==> flow/design.v <==
	module clk_1M(clk0, rst_n, clk_1M, tick);
	input clk0, rst_n;
	output clk_1M;
	output tick;	 
	reg [7:0] cnt;
	reg clk_1M;
	assign tick = (cnt == 8'd19) && !clk_1M;
	always@(posedge clk0 or negedge rst_n)
	begin
		if(!rst_n)	
		begin
			cnt <= 0;
			clk_1M <= 0;
		end
		else
		begin
			if(cnt == 8'd19) 
			begin
				cnt <= 0;
				clk_1M <= ~clk_1M;
			end
			else	cnt <= cnt + 8'h1;
		end
	end
	endmodule
module Encoder(clk, en, clk_rd, chA, chB, rst_n, data);
  input       clk;
  input       en;
  input       rst_n;
  input       chA, chB;
  input       clk_rd;
  output[15:0] data;
  reg[15:0]    data;                                     
  reg[15:0]    databuf;
  reg[1:0]     state;                                     
  reg[1:0]	   state_r1, state_r2;
  wire         outputflag;                                
  reg          clk_rd_r1;
  reg		   	clk_rd_r0;
  wire [1:0]	state_pre, state_last;
  assign outputflag = (clk_rd_r0 & (~clk_rd_r1));
  assign state_pre = state & state_r1;
  assign state_last = state_r1 & state_r2;
  always@(posedge clk or negedge rst_n)
  begin
    if(!rst_n)
    begin
      state <= 0;
      databuf <= 0;
      data <= 0;
      clk_rd_r0 <= 0;
      clk_rd_r1 <= 0;
      state_r1 <= 0;
      state_r2 <= 0;
    end
    else if(en)
      begin
        state[0] <= chA;
        state[1] <= chB;
        clk_rd_r0 <= clk_rd;
        clk_rd_r1 <= clk_rd_r0;
        state_r1 <= state;
        state_r2 <= state_r1;
        if(outputflag)  
        begin
          data <= databuf;
          databuf <= 0;
        end
        else
        begin
			case({state_last, state_pre})
			4'b0010:  databuf <= databuf - 16'd1;
			4'b1011:  databuf <= databuf - 16'd1;
			4'b1101:  databuf <= databuf - 16'd1;
			4'b0100:  databuf <= databuf - 16'd1;
			4'b0001:  databuf <= databuf + 16'd1;
			4'b0111:  databuf <= databuf + 16'd1;
			4'b1110:  databuf <= databuf + 16'd1;
			4'b1000:  databuf <= databuf + 16'd1;
			default:  databuf <= databuf;
			endcase
		end
      end
  end
  endmodule
module IncEncoderGroup(clk_encoder, en, rst_n, RD, chA, chB,
								data_out0, data_out1, data_out2, data_out3, data_out4, data_out5, data_out6);
input clk_encoder, en, rst_n;
input RD;
input [6:0]chA;
input [6:0]chB;
output [15:0]data_out0;
output [15:0]data_out1;
output [15:0]data_out2;
output [15:0]data_out3;
output [15:0]data_out4;
output [15:0]data_out5;
output [15:0]data_out6;
	Encoder	encoder_0(
					.clk(clk_encoder), 
					.en(en), 
					.clk_rd(~RD), 
					.chA(chA[0]), 
					.chB(chB[0]), 
					.rst_n(rst_n), 
					.data(data_out0)
					);
	Encoder	encoder_1(
					.clk(clk_encoder), 
					.en(en), 
					.clk_rd(~RD), 
					.chA(chA[1]), 
					.chB(chB[1]), 
					.rst_n(rst_n), 
					.data(data_out1)
					);
	Encoder	encoder_2(
					.clk(clk_encoder), 
					.en(en), 
					.clk_rd(~RD), 
					.chA(chA[2]), 
					.chB(chB[2]), 
					.rst_n(rst_n), 
					.data(data_out2)
					);
	Encoder	encoder_3(
					.clk(clk_encoder), 
					.en(en), 
					.clk_rd(~RD), 
					.chA(chA[3]), 
					.chB(chB[3]), 
					.rst_n(rst_n), 
					.data(data_out3)
					);
	Encoder	encoder_4(
					.clk(clk_encoder), 
					.en(en), 
					.clk_rd(~RD), 
					.chA(chA[4]), 
					.chB(chB[4]), 
					.rst_n(rst_n), 
					.data(data_out4)
					);
	Encoder	encoder_5(
					.clk(clk_encoder), 
					.en(en), 
					.clk_rd(~RD), 
					.chA(chA[5]), 
					.chB(chB[5]), 
					.rst_n(rst_n), 
					.data(data_out5)
					);
	Encoder	encoder_6(
					.clk(clk_encoder), 
					.en(en), 
					.clk_rd(~RD), 
					.chA(chA[6]), 
					.chB(chB[6]), 
					.rst_n(rst_n), 
					.data(data_out6)
					);
	endmodule
module AbsEncoder(clk, 
						clk_rd, 
						rst_n, data_in, cs0_n, cs1_n, busy0, convst, enc_rst, 
						data_out0, data_out1, data_out2, data_out3, data_out4, data_out5, data_out6, data_out7, 
						data_out8, data_out9, data_outA, data_outB, data_outC, data_outD, data_outE, data_outF 
						);
	input clk, rst_n, busy0;
	input clk_rd;
	input[15:0] 	data_in;
	output 			convst, enc_rst, cs0_n, cs1_n;
	output[15:0]	data_out0;
	output[15:0]	data_out1;
	output[15:0]	data_out2;
	output[15:0]	data_out3;
	output[15:0]	data_out4;
	output[15:0]	data_out5;
	output[15:0]	data_out6;
	output[15:0]	data_out7;
	output[15:0]	data_out8;
	output[15:0]	data_out9;
	output[15:0]	data_outA;
	output[15:0]	data_outB;
	output[15:0]	data_outC;
	output[15:0]	data_outD;
	output[15:0]	data_outE;
	output[15:0]	data_outF;
	reg[15:0]		data_out0;	
	reg[15:0]		data_out1;
	reg[15:0]		data_out2;
	reg[15:0]		data_out3;
	reg[15:0]		data_out4;
	reg[15:0]		data_out5;
	reg[15:0]		data_out6;
	reg[15:0]		data_out7;
	reg[15:0]		data_out8;
	reg[15:0]		data_out9;
	reg[15:0]		data_outA;
	reg[15:0]		data_outB;
	reg[15:0]		data_outC;
	reg[15:0]		data_outD;
	reg[15:0]		data_outE;
	reg[15:0]		data_outF;
	reg				convst, enc_rst, cs0_n, cs1_n;
	reg[2:0]		enc_rst_cnt;
	reg[7:0]		data_cnt;
	reg[3:0]		convst_cnt;
	wire        outputflag;                                
	reg         clk_rd_r1;
	reg		   clk_rd_r0;
	assign outputflag = (clk_rd_r0 & (~clk_rd_r1));
	always@ (posedge clk or negedge rst_n)
	begin
		if(!rst_n)
		begin
			enc_rst <= 1'b1;
			enc_rst_cnt <= 0;
		end
		else
		begin
			if(enc_rst_cnt == 3'b111)
				enc_rst <= 0;
			else
				enc_rst_cnt <= enc_rst_cnt + 3'b001;
		end
	end
	reg busy0_r;
	reg rd_start;
	wire busy0_neg;
	assign busy0_neg = (busy0_r & (~busy0));	 
	always@ (posedge clk or negedge rst_n)
	begin
		if(!rst_n)
		begin
			busy0_r <= 1'b0;
			clk_rd_r0 <= 1'b0;
			clk_rd_r1 <= 1'b0;
		end
		else
		begin
			busy0_r <= busy0;
         clk_rd_r0 <= clk_rd;
         clk_rd_r1 <= clk_rd_r0;
		end
	end
	always@ (posedge clk or negedge rst_n)
	begin
		if(!rst_n)
		begin
			data_cnt <= 0;
		end
		else
		begin
			if(rd_start)
				data_cnt <= data_cnt + 8'h1;
			else
				data_cnt <= 8'd0;
		end
	end
	always@ (posedge clk or negedge rst_n)
	begin
		if(!rst_n)
		begin
			convst_cnt <= 0;
		end
		else
		begin
			if(!convst)
				convst_cnt <= convst_cnt + 4'h1;
			else
				convst_cnt <= 4'd0;
		end
	end	
	always@ (posedge clk or negedge rst_n)
	begin
		if(!rst_n)
		begin
			data_out0 <= 0;
			data_out1 <= 0;
			data_out2 <= 0;
			data_out3 <= 0;
			data_out4 <= 0;
			data_out5 <= 0;
			data_out6 <= 0;
			data_out7 <= 0;
			data_out8 <= 0;
			data_out9 <= 0;
			data_outA <= 0;
			data_outB <= 0;
			data_outC <= 0;
			data_outD <= 0;
			data_outE <= 0;
			data_outF <= 0;
			convst <= 1'b1;			
			cs0_n <= 1'b1;
			cs1_n <= 1'b1;
			rd_start <= 1'b0;
		end
		else
		begin
			if(outputflag && (!enc_rst))
			begin
				convst <= 1'b0;		 
			end
			if(convst_cnt == 4'd4)
				convst <= 1'b1;		 
			if(busy0_neg)				 
			begin
				rd_start <= 1'b1;
			end
			if(rd_start)
			begin
				case(data_cnt)
					8'd0:	
					begin
						cs0_n <= 0;
						cs1_n <= 1;
					end
					8'd1:
					begin
						cs0_n <= 1;
						cs1_n <= 1;
						data_out0 <= data_in;
					end
					8'd2:	
					begin
						cs0_n <= 0;
						cs1_n <= 1;
					end
					8'd3:
					begin
						cs0_n <= 1;
						cs1_n <= 1;
						data_out1 <= data_in;
					end
					8'd4:	
					begin
						cs0_n <= 0;
						cs1_n <= 1;
					end
					8'd5:
					begin
						cs0_n <= 1;
						cs1_n <= 1;
						data_out2 <= data_in;
					end
					8'd6:	
					begin
						cs0_n <= 0;
						cs1_n <= 1;
					end
					8'd7:
					begin
						cs0_n <= 1;
						cs1_n <= 1;
						data_out3 <= data_in;
					end
					8'd8:	
					begin
						cs0_n <= 0;
						cs1_n <= 1;
					end
					8'd9:
					begin
						cs0_n <= 1;
						cs1_n <= 1;
						data_out4 <= data_in;
					end
					8'd10:	
					begin
						cs0_n <= 0;
						cs1_n <= 1;
					end
					8'd11:
					begin
						cs0_n <= 1;
						cs1_n <= 1;
						data_out5 <= data_in;
					end
					8'd12:
					begin
						cs0_n <= 0;
						cs1_n <= 1;
					end
					8'd13:
					begin
						cs0_n <= 1;
						cs1_n <= 1;
						data_out6 <= data_in;
					end
					8'd14:	
					begin
						cs0_n <= 0;
						cs1_n <= 1;
					end
					8'd15:
					begin
						cs0_n <= 1;
						cs1_n <= 1;
						data_out7 <= data_in;
					end
					8'd16:
					begin
						cs0_n <= 1;
						cs1_n <= 0;				
					end
					8'd17:
					begin
						cs0_n <= 1;
						cs1_n <= 1;
						data_out8 <= data_in;
					end
					8'd18:
					begin
						cs0_n <= 1;
						cs1_n <= 0;
					end
					8'd19:
					begin
						cs0_n <= 1;
						cs1_n <= 1;
						data_out9 <= data_in;
					end
					8'd20:	
					begin
						cs0_n <= 1;
						cs1_n <= 0;
					end
					8'd21:
					begin
						cs0_n <= 1;
						cs1_n <= 1;
						data_outA <= data_in;
					end
					8'd22:
					begin
						cs0_n <= 1;
						cs1_n <= 0;
					end
					8'd23:
					begin
						cs0_n <= 1;
						cs1_n <= 1;
						data_outB <= data_in;
					end
					8'd24:
					begin
						cs0_n <= 1;
						cs1_n <= 0;
					end
					8'd25:
					begin
						cs0_n <= 1;
						cs1_n <= 1;
						data_outC <= data_in;
					end
					8'd26:
					begin
						cs0_n <= 1;
						cs1_n <= 0;					
					end
					8'd27:
					begin
						cs0_n <= 1;
						cs1_n <= 1;
						data_outD <= data_in;
					end
					8'd28:
					begin
						cs0_n <= 1;
						cs1_n <= 0;	
					end
					8'd29:
					begin
						cs0_n <= 1;
						cs1_n <= 1;	
						data_outE <= data_in;
					end
					8'd30:
					begin
						cs0_n <= 1;
						cs1_n <= 0;
					end
					8'd31:
					begin
						cs0_n <= 1;
						cs1_n <= 1;	
						data_outF <= data_in;
						rd_start <= 0;
					end
					default:
					begin
						cs0_n <= 1;
						cs1_n <= 1;
					end
				endcase
			end
		end
	end
endmodule
module ParaBus(clk, rst_n, DSP_Add, DSP_Data_in, DSP_Data_out, DSP_Data_oe, WR, RD, CS0, LED,
					IncEncoder1, IncEncoder2, IncEncoder3, IncEncoder4,
					IncEncoder5, IncEncoder6, IncEncoder7, IncEncoderRd,
					AbsEncoder0, AbsEncoder1, AbsEncoder2, AbsEncoder3,
					AbsEncoder4, AbsEncoder5, AbsEncoder6, AbsEncoder7,
					AbsEncoder8, AbsEncoder9, AbsEncoderA, AbsEncoderB,
					AbsEncoderC, AbsEncoderD, AbsEncoderE, AbsEncoderF); 
input clk, rst_n;
input [7:0] DSP_Add;			 
input WR,RD,CS0;				 
input [15:0] IncEncoder1;
input [15:0] IncEncoder2;
input [15:0] IncEncoder3;
input [15:0] IncEncoder4;
input [15:0] IncEncoder5;
input [15:0] IncEncoder6;
input [15:0] IncEncoder7;
input [15:0] AbsEncoder0;
input [15:0] AbsEncoder1;
input [15:0] AbsEncoder2;
input [15:0] AbsEncoder3;
input [15:0] AbsEncoder4;
input [15:0] AbsEncoder5;
input [15:0] AbsEncoder6;
input [15:0] AbsEncoder7;
input [15:0] AbsEncoder8;
input [15:0] AbsEncoder9;
input [15:0] AbsEncoderA;
input [15:0] AbsEncoderB;
input [15:0] AbsEncoderC;
input [15:0] AbsEncoderD;
input [15:0] AbsEncoderE;
input [15:0] AbsEncoderF;
output [3:0] LED;				 
output IncEncoderRd;
input [15:0] DSP_Data_in;
output [15:0] DSP_Data_out;
output DSP_Data_oe;		 
reg [15:0] DSP_Data_reg;
reg [15:0] Control_reg;
reg [3:0] LED_reg; 
reg WR_r, RD_r, oe_reg;
wire wr_rise = WR & ~WR_r;
wire rd_fall = ~RD & RD_r;
always @ (posedge clk or negedge rst_n) 
begin 
	if(!rst_n)
	begin
		Control_reg <= 16'h0000;
		LED_reg <= 4'h0;
	end
	else if(wr_rise && CS0==1'b0)	 
	begin 
		case(DSP_Add)
			6'h00:	
			begin
				Control_reg <= DSP_Data_in;
			end
			6'h01: 		 
			begin 
				LED_reg <= DSP_Data_in[3:0]; 
			end
		endcase 
	end 
end 
always @ (posedge clk or negedge rst_n)
begin 
if(!rst_n)
    DSP_Data_reg <= 16'h0000;
else if(rd_fall && CS0 == 1'b0)	 
    begin
		case(DSP_Add)
			6'h00:
			begin
				DSP_Data_reg <= Control_reg;
			end
        	6'h10:	
			begin 
				DSP_Data_reg <= IncEncoder1;	
			end
        	6'h11:	
			begin 
				DSP_Data_reg <= IncEncoder2;	
			end
        	6'h12:	
			begin 
				DSP_Data_reg <= IncEncoder3;	
			end
        	6'h13:	
			begin 
				DSP_Data_reg <= IncEncoder4;	
			end
        	6'h14:	
			begin 
				DSP_Data_reg <= IncEncoder5;	
			end
        	6'h15:	
			begin 
				DSP_Data_reg <= IncEncoder6;	
			end
        	6'h16:	
			begin 
				DSP_Data_reg <= IncEncoder7;	
			end
        	6'h20:	
			begin 
				DSP_Data_reg <= AbsEncoder0;	
			end
        	6'h21:	
			begin 
				DSP_Data_reg <= AbsEncoder1;	
			end
        	6'h22:	
			begin 
				DSP_Data_reg <= AbsEncoder2;	
			end
        	6'h23:	
			begin 
				DSP_Data_reg <= AbsEncoder3;	
			end
        	6'h24:	
			begin 
				DSP_Data_reg <= AbsEncoder4;	
			end
        	6'h25:	
			begin 
				DSP_Data_reg <= AbsEncoder5;	
			end
        	6'h26:	
			begin 
				DSP_Data_reg <= AbsEncoder6;	
			end			
       	6'h27:	
			begin 
				DSP_Data_reg <= AbsEncoder7;	
			end
        	6'h28:	
			begin 
				DSP_Data_reg <= AbsEncoder8;	
			end
        	6'h29:	
			begin 
				DSP_Data_reg <= AbsEncoder9;	
			end
        	6'h2A:	
			begin 
				DSP_Data_reg <= AbsEncoderA;	
			end
        	6'h2B:	
			begin 
				DSP_Data_reg <= AbsEncoderB;	
			end
        	6'h2C:	
			begin 
				DSP_Data_reg <= AbsEncoderC;	
			end
        	6'h2D:	
			begin 
				DSP_Data_reg <= AbsEncoderD;	
			end
        	6'h2E:	
			begin 
				DSP_Data_reg <= AbsEncoderE;	
			end			
       	6'h2F:	
			begin 
				DSP_Data_reg <= AbsEncoderF;	
			end	
			endcase 
	end 
end
assign IncEncoderRd = Control_reg[0];
assign LED = LED_reg;
always @ (posedge clk or negedge rst_n)
begin
	if(!rst_n)
	begin
		WR_r <= 1'b1;
		RD_r <= 1'b1;
		oe_reg <= 1'b0;
	end
	else
	begin
		WR_r <= WR;
		RD_r <= RD;
		oe_reg <= (CS0 == 1'b0 && RD == 1'b0);
	end
end
assign DSP_Data_out = DSP_Data_reg;
assign DSP_Data_oe = oe_reg;
endmodule 
module sample_dsp(
	input         clk_20M,
	input         rst_n,
	input         WR,
	input         RD,
	input         CS0,
	input  [7:0]  DSP_Add,
	input  [15:0] DSP_Data_in,
	output [15:0] DSP_Data_out,
	output        DSP_Data_oe,
	input  [6:0]  chAn,
	input  [6:0]  chBn,
	input  [15:0] data_in,
	input         busy0,
	output [3:0]  LED,
	output        cs0_n,
	output        cs1_n,
	output        convst,
	output        enc_rst
);
	wire        clk_1M, tick_1M;
	wire        IncEncoderRd;
	wire [15:0] inc0, inc1, inc2, inc3, inc4, inc5, inc6;
	wire [15:0] abs0, abs1, abs2, abs3, abs4, abs5, abs6, abs7;
	wire [15:0] abs8, abs9, absA, absB, absC, absD, absE, absF;
	clk_1M inst45(.clk0(clk_20M), .rst_n(rst_n), .clk_1M(clk_1M), .tick(tick_1M));
	IncEncoderGroup inst(
		.clk_encoder(clk_20M), .en(tick_1M), .rst_n(rst_n), .RD(IncEncoderRd),
		.chA(~chAn), .chB(~chBn),
		.data_out0(inc0), .data_out1(inc1), .data_out2(inc2), .data_out3(inc3),
		.data_out4(inc4), .data_out5(inc5), .data_out6(inc6));
	AbsEncoder inst1(
		.clk(clk_20M), .clk_rd(IncEncoderRd), .rst_n(rst_n),
		.data_in(data_in), .cs0_n(cs0_n), .cs1_n(cs1_n), .busy0(busy0),
		.convst(convst), .enc_rst(enc_rst),
		.data_out0(abs0), .data_out1(abs1), .data_out2(abs2), .data_out3(abs3),
		.data_out4(abs4), .data_out5(abs5), .data_out6(abs6), .data_out7(abs7),
		.data_out8(abs8), .data_out9(abs9), .data_outA(absA), .data_outB(absB),
		.data_outC(absC), .data_outD(absD), .data_outE(absE), .data_outF(absF));
	ParaBus ParaBusInst(
		.clk(clk_20M), .rst_n(rst_n),
		.DSP_Add(DSP_Add), .DSP_Data_in(DSP_Data_in), .DSP_Data_out(DSP_Data_out),
		.DSP_Data_oe(DSP_Data_oe), .WR(WR), .RD(RD), .CS0(CS0), .LED(LED),
		.IncEncoder1(inc0), .IncEncoder2(inc1), .IncEncoder3(inc2), .IncEncoder4(inc3),
		.IncEncoder5(inc4), .IncEncoder6(inc5), .IncEncoder7(inc6), .IncEncoderRd(IncEncoderRd),
		.AbsEncoder0(abs0), .AbsEncoder1(abs1), .AbsEncoder2(abs2), .AbsEncoder3(abs3),
		.AbsEncoder4(abs4), .AbsEncoder5(abs5), .AbsEncoder6(abs6), .AbsEncoder7(abs7),
		.AbsEncoder8(abs8), .AbsEncoder9(abs9), .AbsEncoderA(absA), .AbsEncoderB(absB),
		.AbsEncoderC(absC), .AbsEncoderD(absD), .AbsEncoderE(absE), .AbsEncoderF(absF));
endmodule
Lab notebook: sample_dsp

## Step by step through the tools: sample_dsp

Tool output for the design above before and after an edit, in the order of the flow.
"before" refers to lines of the RTL above, "after" to lines of the edited file.
"difference" is "after" less "before", of the values as shown; "relative change" is that difference over "before", in percent.
Operators: Yosys type, input widths -> output width; for muxes data width and select width s.
Cell names lack the library's common part.
The mark n/a stands for no value.

| inputs | value |
|---|---|
| top | sample_dsp |
| clock port | clk_20M |
| cell library | sky130hd |
| library corner | tt_025C_1v80 |

## Diff

Unified diff, file above to edited file.
This change comes from a script, not from a designer. The edited design behaves differently; no optimisation was intended.

```diff
@@ -722,12 +722,20 @@
 		.data_out0(inc0), .data_out1(inc1), .data_out2(inc2), .data_out3(inc3),
 		.data_out4(inc4), .data_out5(inc5), .data_out6(inc6));
+	wire [15:0] abs5_a, abs5_b;
+	wire [15:0] abs9_a, abs9_b;
+	wire [15:0] abs1_a, abs1_b;
 	AbsEncoder inst1(
 		.clk(clk_20M), .clk_rd(IncEncoderRd), .rst_n(rst_n),
 		.data_in(data_in), .cs0_n(cs0_n), .cs1_n(cs1_n), .busy0(busy0),
 		.convst(convst), .enc_rst(enc_rst),
-		.data_out0(abs0), .data_out1(abs1), .data_out2(abs2), .data_out3(abs3),
-		.data_out4(abs4), .data_out5(abs5), .data_out6(abs6), .data_out7(abs7),
-		.data_out8(abs8), .data_out9(abs9), .data_outA(absA), .data_outB(absB),
+		.data_out0(abs0), .data_out1(abs1_a), .data_out2(abs2), .data_out3(abs3),
+		.data_out4(abs4), .data_out5(abs5_a), .data_out6(abs6), .data_out7(abs7),
+		.data_out8(abs8), .data_out9(abs9_a), .data_outA(absA), .data_outB(absB),
 		.data_outC(absC), .data_outD(absD), .data_outE(absE), .data_outF(absF));
+	AbsEncoder inst1_x (.clk(clk_20M), .clk_rd(IncEncoderRd), .rst_n(rst_n), .data_in(data_in),
+	    .busy0(~busy0), .data_out1(abs1_b), .data_out5(abs5_b), .data_out9(abs9_b));
+	assign abs5 = abs5_a ^ abs5_b;
+	assign abs9 = abs9_a ^ abs9_b;
+	assign abs1 = abs1_a ^ abs1_b;
 	ParaBus ParaBusInst(
 		.clk(clk_20M), .rst_n(rst_n),
```

## After elaboration

Source: Yosys, flattened and elaborated, memories not mapped. Widths are those after wreduce. Registers that Yosys merges into a memory's read port (data or address) are not register bits. Print and check cells do not count. Equal cells are merged and count once.

Word-level totals:

| what | before | after | difference | relative change (%) |
|---|---|---|---|---|
| word-level cells | 326 | 348 | +22 | +6.75 |
| output and inout bits | 25 | 25 | 0 | 0.00 |
| register bits | 595 | 653 | +58 | +9.75 |

Operators by class:

| what | before | after | difference | relative change (%) |
|---|---|---|---|---|
| add/subtract/negate cells | 18 | 19 | +1 | +5.56 |
| multiplexer cells | 25 | 29 | +4 | +16.00 |
| bitwise gates (word level) | 29 | 33 | +4 | +13.79 |
| reductions and logical operators | 61 | 64 | +3 | +4.92 |
| equal/unequal tests | 114 | 118 | +4 | +3.51 |

Operator list:

| kind | before | after | difference | relative change (%) |
|---|---|---|---|---|
| $reduce_and 2->1 | 27 | 30 | +3 | +11.11 |
| $mux 1 | 7 | 10 | +3 | +42.86 |
| $xor 16x16->16 | 0 | 3 | +3 | n/a |
| $eq 8x5->1 const B | 24 | 26 | +2 | +8.33 |
| $eq 8x4->1 const B | 8 | 9 | +1 | +12.50 |
| $and 1x1->1 | 5 | 6 | +1 | +20.00 |
| $add 8x1->8 const B | 2 | 3 | +1 | +50.00 |
| $eq 8x2->1 const B | 2 | 3 | +1 | +50.00 |
| $mux 8 | 2 | 3 | +1 | +50.00 |

Operator kinds equal on both sides are left out: 27.

## Logic depth

Longest topological path by Yosys (ltp), each cell counted once; first at word level (registers and memories cut), then after technology mapping (sequential cells cut; the memories' decode and read muxes count).

Depth:

| what | before | after | difference | relative change (%) |
|---|---|---|---|---|
| depth after elaboration | 5 | 5 | 0 | 0.00 |
| ABC_AREA | 0 | 0 | n/a | n/a |
| depth in mapped cells | 18 | 16 | -2 | -11.11 |

## Mapped cells and area

Yosys stat after the flow's synthesis: flattened, memories mapped to cells. It holds for the ABC_AREA given above (unset counts as 0); a run with the other value may have another netlist.

Synthesis totals:

| what | before | after | difference | relative change (%) |
|---|---|---|---|---|
| mapped area (µm²) | 30,453.0 | 33,364.5 | +2,911.5 | +9.56 |
| cells in the netlist | 2,726 | 3,023 | +297 | +10.90 |
| flip-flop cells | 595 | 653 | +58 | +9.75 |

Cell types:

| type | before | after | difference | relative change (%) |
|---|---|---|---|---|
| dfrtp_1 | 589 | 647 | +58 | +9.85 |
| xor2_1 | 48 | 103 | +55 | +114.58 |
| mux2_2 | 401 | 442 | +41 | +10.22 |
| a22o_1 | 45 | 8 | -37 | -82.22 |
| nand2_1 | 298 | 334 | +36 | +12.08 |
| o21ai_0 | 139 | 174 | +35 | +25.18 |
| nor2_1 | 98 | 125 | +27 | +27.55 |
| buf_1 | 5 | 25 | +20 | +400.00 |
| nand3_1 | 55 | 73 | +18 | +32.73 |
| mux2i_1 | 40 | 26 | -14 | -35.00 |
| buf_4 | 2 | 15 | +13 | +650.00 |
| a21oi_1 | 95 | 107 | +12 | +12.63 |
| a221oi_1 | 23 | 33 | +10 | +43.48 |
| a31oi_1 | 15 | 25 | +10 | +66.67 |
| a21o_1 | 41 | 50 | +9 | +21.95 |
| and3_1 | 14 | 23 | +9 | +64.29 |
| a22oi_1 | 53 | 59 | +6 | +11.32 |
| inv_1 | 48 | 54 | +6 | +12.50 |

Cell types equal on both sides are left out: 10.
The list need not be complete.
By module: a second synthesis without flattening, with its own total; a netlist apart from the flattened one above.

Second synthesis, totals:

| what | before | after | difference | relative change (%) |
|---|---|---|---|---|
| cell total of the unflattened synthesis | 2,890 | 3,600 | +710 | +24.57 |
| area (unflattened synthesis) (µm²) | 33,096.7 | 44,529.0 | +11,432.3 | +34.54 |

Rows give one instance, submodules left out.

Modules, before:

| module | area (µm²) | sequential area (µm²) | times used | cells |
|---|---|---|---|---|
| Encoder | 2,341.0 | 1,001.0 | 7 | 223 |
| AbsEncoder | 11,008.1 | 6,986.7 | 1 | 661 |
| ParaBus | 5,242.5 | 978.4 | 1 | 619 |
| clk_1M | 402.9 | 225.2 | 1 | 34 |
| sample_dsp | 52.6 | 0.0 | 1 | 14 |
| IncEncoderGroup | 3.8 | 0.0 | 1 | 1 |

Modules, after:

| module | area (µm²) | sequential area (µm²) | times used | cells |
|---|---|---|---|---|
| AbsEncoder | 11,008.1 | 6,986.7 | 2 | 661 |
| Encoder | 2,341.0 | 1,001.0 | 7 | 223 |
| ParaBus | 5,242.5 | 978.4 | 1 | 619 |
| sample_dsp | 476.7 | 0.0 | 1 | 63 |
| clk_1M | 402.9 | 225.2 | 1 | 34 |
| IncEncoderGroup | 3.8 | 0.0 | 1 | 1 |

## Timing after synthesis

Source: OpenSTA report_checks on the synthesized netlist (no wires, ideal clock, input and output delay 20% of the period each), path of least setup slack; recovery checks are left aside. Register names are those of the netlist, which keeps one name where synthesis merged equal registers.

Timing after synthesis:

| what | before | after | difference | relative change (%) |
|---|---|---|---|---|
| path kind | register to register | register to register | n/a | n/a |
| start point | reg inst.encoder_1.state[1] | reg inst.encoder_1.state[1] | n/a | n/a |
| end point | reg inst.encoder_1.databuf[15] | reg inst.encoder_1.databuf[13] | n/a | n/a |
| arrival time (ns) | 3.693 | 3.526 | -0.167 | -4.52 |
| buffers on the path | 1 | 1 | 0 | 0.00 |
| setup slack (ns) | 1.189 | 1.339 | +0.150 | n/a |
| delay of the path (ns) | 3.811 | 3.661 | -0.150 | -3.94 |
| stages | 18 | 15 | -3 | -16.67 |
| clock period (ns) | 5.0 | 5.0 | 0.0 | 0.00 |
| data required time (ns) | 4.882 | 4.865 | -0.017 | -0.35 |
| synthesis period reached (ns) | 3.811 | 3.661 | -0.150 | -3.94 |

"delay of the path" = arrival - input delay + setup time.
"stages" counts driving pins, that of a launching flip-flop among them; a cell with two outputs on the path counts twice.
"synthesis period reached" = period - worst setup slack (recovery checks aside). The figure is calculated, with input and output delays left at 20% of the set period.
Between the ends stands the longest chain of elaborated cells between them, by number of cells; it is not shown to be the way that was timed. Of several equally long chains one is given.
A line is the first line of the expression or statement that the cell stems from. Yosys adds cells for indexed reads and writes and turns some case tables into memories.
At most two assigning lines are given for a register; there are more.

| on the way, after synthesis, before | value |
|---|---|
| cells stage by stage | dfrtp_1 -> clkbuf_1 -> nand3_1 -> o21a_1 -> o22ai_1 -> nand2_1 -> o21ai_0 -> a21oi_1 -> ha_1 -> a21oi_1 -> o211ai_1 -> a2111oi_0 -> o31ai_1 -> a21o_1 -> a21boi_1 -> nand4b_1 -> a41o_1 -> a21o_1 |
| length of the longest elaborated chain | 5 |

Ends and longest elaborated chain, after synthesis, before:

| what | RTL line | source |
|---|---|---|
| start: declaration | 35 | `reg[1:0]     state;` |
| start: assignment | 48 | `state <= 0;` |
| start: assignment | 59 | `state[1] <= chB;` |
| $and 2x2->2 | 42 | `assign state_pre = state & state_r1;` |
| $eq 4x4->1 | 71 | `case({state_last, state_pre})` |
| $reduce_or 4->1 | n/a |  |
| $pmux 16 s2 | 71 |  |
| $mux 16 | 64 | `if(outputflag)` |
| end: assignment | 72 | `4'b0010: databuf <= databuf - 16'd1;` |
| end: assignment | 73 | `4'b1011: databuf <= databuf - 16'd1;` |
| end: declaration | 34 | `reg[15:0]    databuf;` |

| on the way, after synthesis, after | value |
|---|---|
| cells stage by stage | dfrtp_1 -> clkbuf_1 -> nand3_1 -> o21a_1 -> o22ai_1 -> a31oi_1 -> ha_1 -> a21o_1 -> a21o_1 -> a2111oi_0 -> nor2_1 -> nor4_1 -> o41a_1 -> xor2_1 -> o31ai_1 |
| length of the longest elaborated chain | 5 |

Ends and longest elaborated chain, after synthesis, after:

| what | RTL line | source |
|---|---|---|
| start: declaration | 35 | `reg[1:0]     state;` |
| start: assignment | 48 | `state <= 0;` |
| start: assignment | 59 | `state[1] <= chB;` |
| $and 2x2->2 | 42 | `assign state_pre = state & state_r1;` |
| $eq 4x4->1 | 71 | `case({state_last, state_pre})` |
| $reduce_or 4->1 | n/a |  |
| $pmux 16 s2 | 71 |  |
| $mux 16 | 64 | `if(outputflag)` |
| end: assignment | 72 | `4'b0010: databuf <= databuf - 16'd1;` |
| end: assignment | 73 | `4'b1011: databuf <= databuf - 16'd1;` |
| end: declaration | 34 | `reg[15:0]    databuf;` |

## Worst path after layout

Path of least setup slack in the final report of the runs of pair A (OpenROAD, finished layout, wires in). Where an end is a register, its clock arrival counts in the times.

Timing post-layout:

| what | before | after | difference | relative change (%) |
|---|---|---|---|---|
| path kind | register to register | register to register | n/a | n/a |
| start point | reg inst.encoder_3.state[1] | reg inst.encoder_5.state[1] | n/a | n/a |
| end point | reg inst.encoder_3.databuf[15] | reg inst.encoder_5.databuf[12] | n/a | n/a |
| data required time (ns) | 4.90 | 4.97 | +0.07 | +1.43 |
| buffers on the path | 1 | 0 | -1 | -100.00 |
| setup slack (ns) | 0.45 | 0.54 | +0.09 | n/a |
| clock period (ns) | 4.43 | 4.43 | 0.00 | 0.00 |
| arrival time (ns) | 4.44 | 4.42 | -0.02 | -0.45 |
| stages | 18 | 16 | -2 | -11.11 |

Between the ends stands the longest chain of elaborated cells between them, by number of cells; it is not shown to be the way that was timed. Of several equally long chains one is given.
At most two assigning lines are given for a register; there are more.

| on the way, post-layout, before | value |
|---|---|
| cells stage by stage | dfrtp_1 -> nand3_1 -> o21a_1 -> o22ai_1 -> a21oi_1 -> o21ai_0 -> buf_4 -> inv_1 -> ha_1 -> a211oi_1 -> o21ai_0 -> a31oi_1 -> o2111ai_1 -> a311oi_2 -> xor2_1 -> a21oi_1 -> o21ai_0 -> o31ai_1 |
| length of the longest elaborated chain | 5 |

Ends and longest elaborated chain, post-layout, before:

| what | RTL line | source |
|---|---|---|
| start: declaration | 35 | `reg[1:0]     state;` |
| start: assignment | 48 | `state <= 0;` |
| start: assignment | 59 | `state[1] <= chB;` |
| $and 2x2->2 | 42 | `assign state_pre = state & state_r1;` |
| $eq 4x4->1 | 71 | `case({state_last, state_pre})` |
| $reduce_or 4->1 | n/a |  |
| $pmux 16 s2 | 71 |  |
| $mux 16 | 64 | `if(outputflag)` |
| end: assignment | 72 | `4'b0010: databuf <= databuf - 16'd1;` |
| end: assignment | 73 | `4'b1011: databuf <= databuf - 16'd1;` |
| end: declaration | 34 | `reg[15:0]    databuf;` |

| on the way, post-layout, after | value |
|---|---|
| cells stage by stage | dfrtp_1 -> nand3_1 -> o21a_1 -> o22ai_1 -> a21oi_1 -> o21ai_0 -> inv_2 -> ha_1 -> nor2b_1 -> o21ai_0 -> a21boi_0 -> o211ai_1 -> o21ai_0 -> a21oi_1 -> xor2_1 -> o21ai_0 |
| length of the longest elaborated chain | 5 |

Ends and longest elaborated chain, post-layout, after:

| what | RTL line | source |
|---|---|---|
| start: declaration | 35 | `reg[1:0]     state;` |
| start: assignment | 48 | `state <= 0;` |
| start: assignment | 59 | `state[1] <= chB;` |
| $and 2x2->2 | 42 | `assign state_pre = state & state_r1;` |
| $eq 4x4->1 | 71 | `case({state_last, state_pre})` |
| $reduce_or 4->1 | n/a |  |
| $pmux 16 s2 | 71 |  |
| $mux 16 | 64 | `if(outputflag)` |
| end: assignment | 72 | `4'b0010: databuf <= databuf - 16'd1;` |
| end: assignment | 73 | `4'b1011: databuf <= databuf - 16'd1;` |
| end: declaration | 34 | `reg[15:0]    databuf;` |

## Measured runs

Both versions went through the flow (Yosys, OpenROAD) with the same settings in each pair. Constraints: input delay and output delay 20% of the set period each, output load 0.01 pF.

| flow settings, pair A | value |
|---|---|
| CORE_UTILIZATION | 40 |
| period_ns | 4.43 |
| CAP_MARGIN | 20 |
| CORE_MARGIN | 2 |
| SLEW_MARGIN | 20 |

Final reports, pair A:

| what | before | after | difference | relative change (%) |
|---|---|---|---|---|
| sum of negative setup slack (ns) | 0.000 | 0.000 | 0.000 | n/a |
| die footprint (µm²) | 78,355.2 | 85,737.7 | +7,382.5 | +9.42 |
| utilization after routing | 0.458 | 0.463 | +0.005 | n/a |
| chip area after synthesis (Yosys) (µm²) | 30,453.0 | 33,364.5 | +2,911.5 | +9.56 |
| clock period reached (ns) | 3.976 | 3.886 | -0.090 | -2.26 |
| smallest setup slack (ns) | 0.454 | 0.544 | +0.090 | n/a |

| flow settings, pair B | value |
|---|---|
| CORE_UTILIZATION | 50 |
| CTS_CLUSTER_DIAMETER | 389 |
| PLACE_DENSITY_LB_ADDON | 0.28 |
| SETUP_SLACK_MARGIN | 0.81 |
| period_ns | 2.89 |
| CAP_MARGIN | 20 |
| CORE_MARGIN | 2 |
| SLEW_MARGIN | 20 |

Final reports, pair B:

| what | before | after | difference | relative change (%) |
|---|---|---|---|---|
| sum of negative setup slack (ns) | -11.007 | -3.781 | +7.226 | n/a |
| die footprint (µm²) | 62,895.6 | 68,811.8 | +5,916.2 | +9.41 |
| smallest hold slack (ns) | 0.413 | 0.395 | -0.018 | n/a |
| utilization after routing | 0.702 | 0.673 | -0.029 | n/a |
| chip area after synthesis (Yosys) (µm²) | 30,453.0 | 33,364.5 | +2,911.5 | +9.56 |
| clock period reached (ns) | 3.390 | 3.117 | -0.273 | -8.05 |
| smallest setup slack (ns) | -0.500 | -0.227 | +0.273 | n/a |

"clock period reached" means the clock period less the worst setup slack. The figure is calculated, with input and output delays left at 20% of the set period.
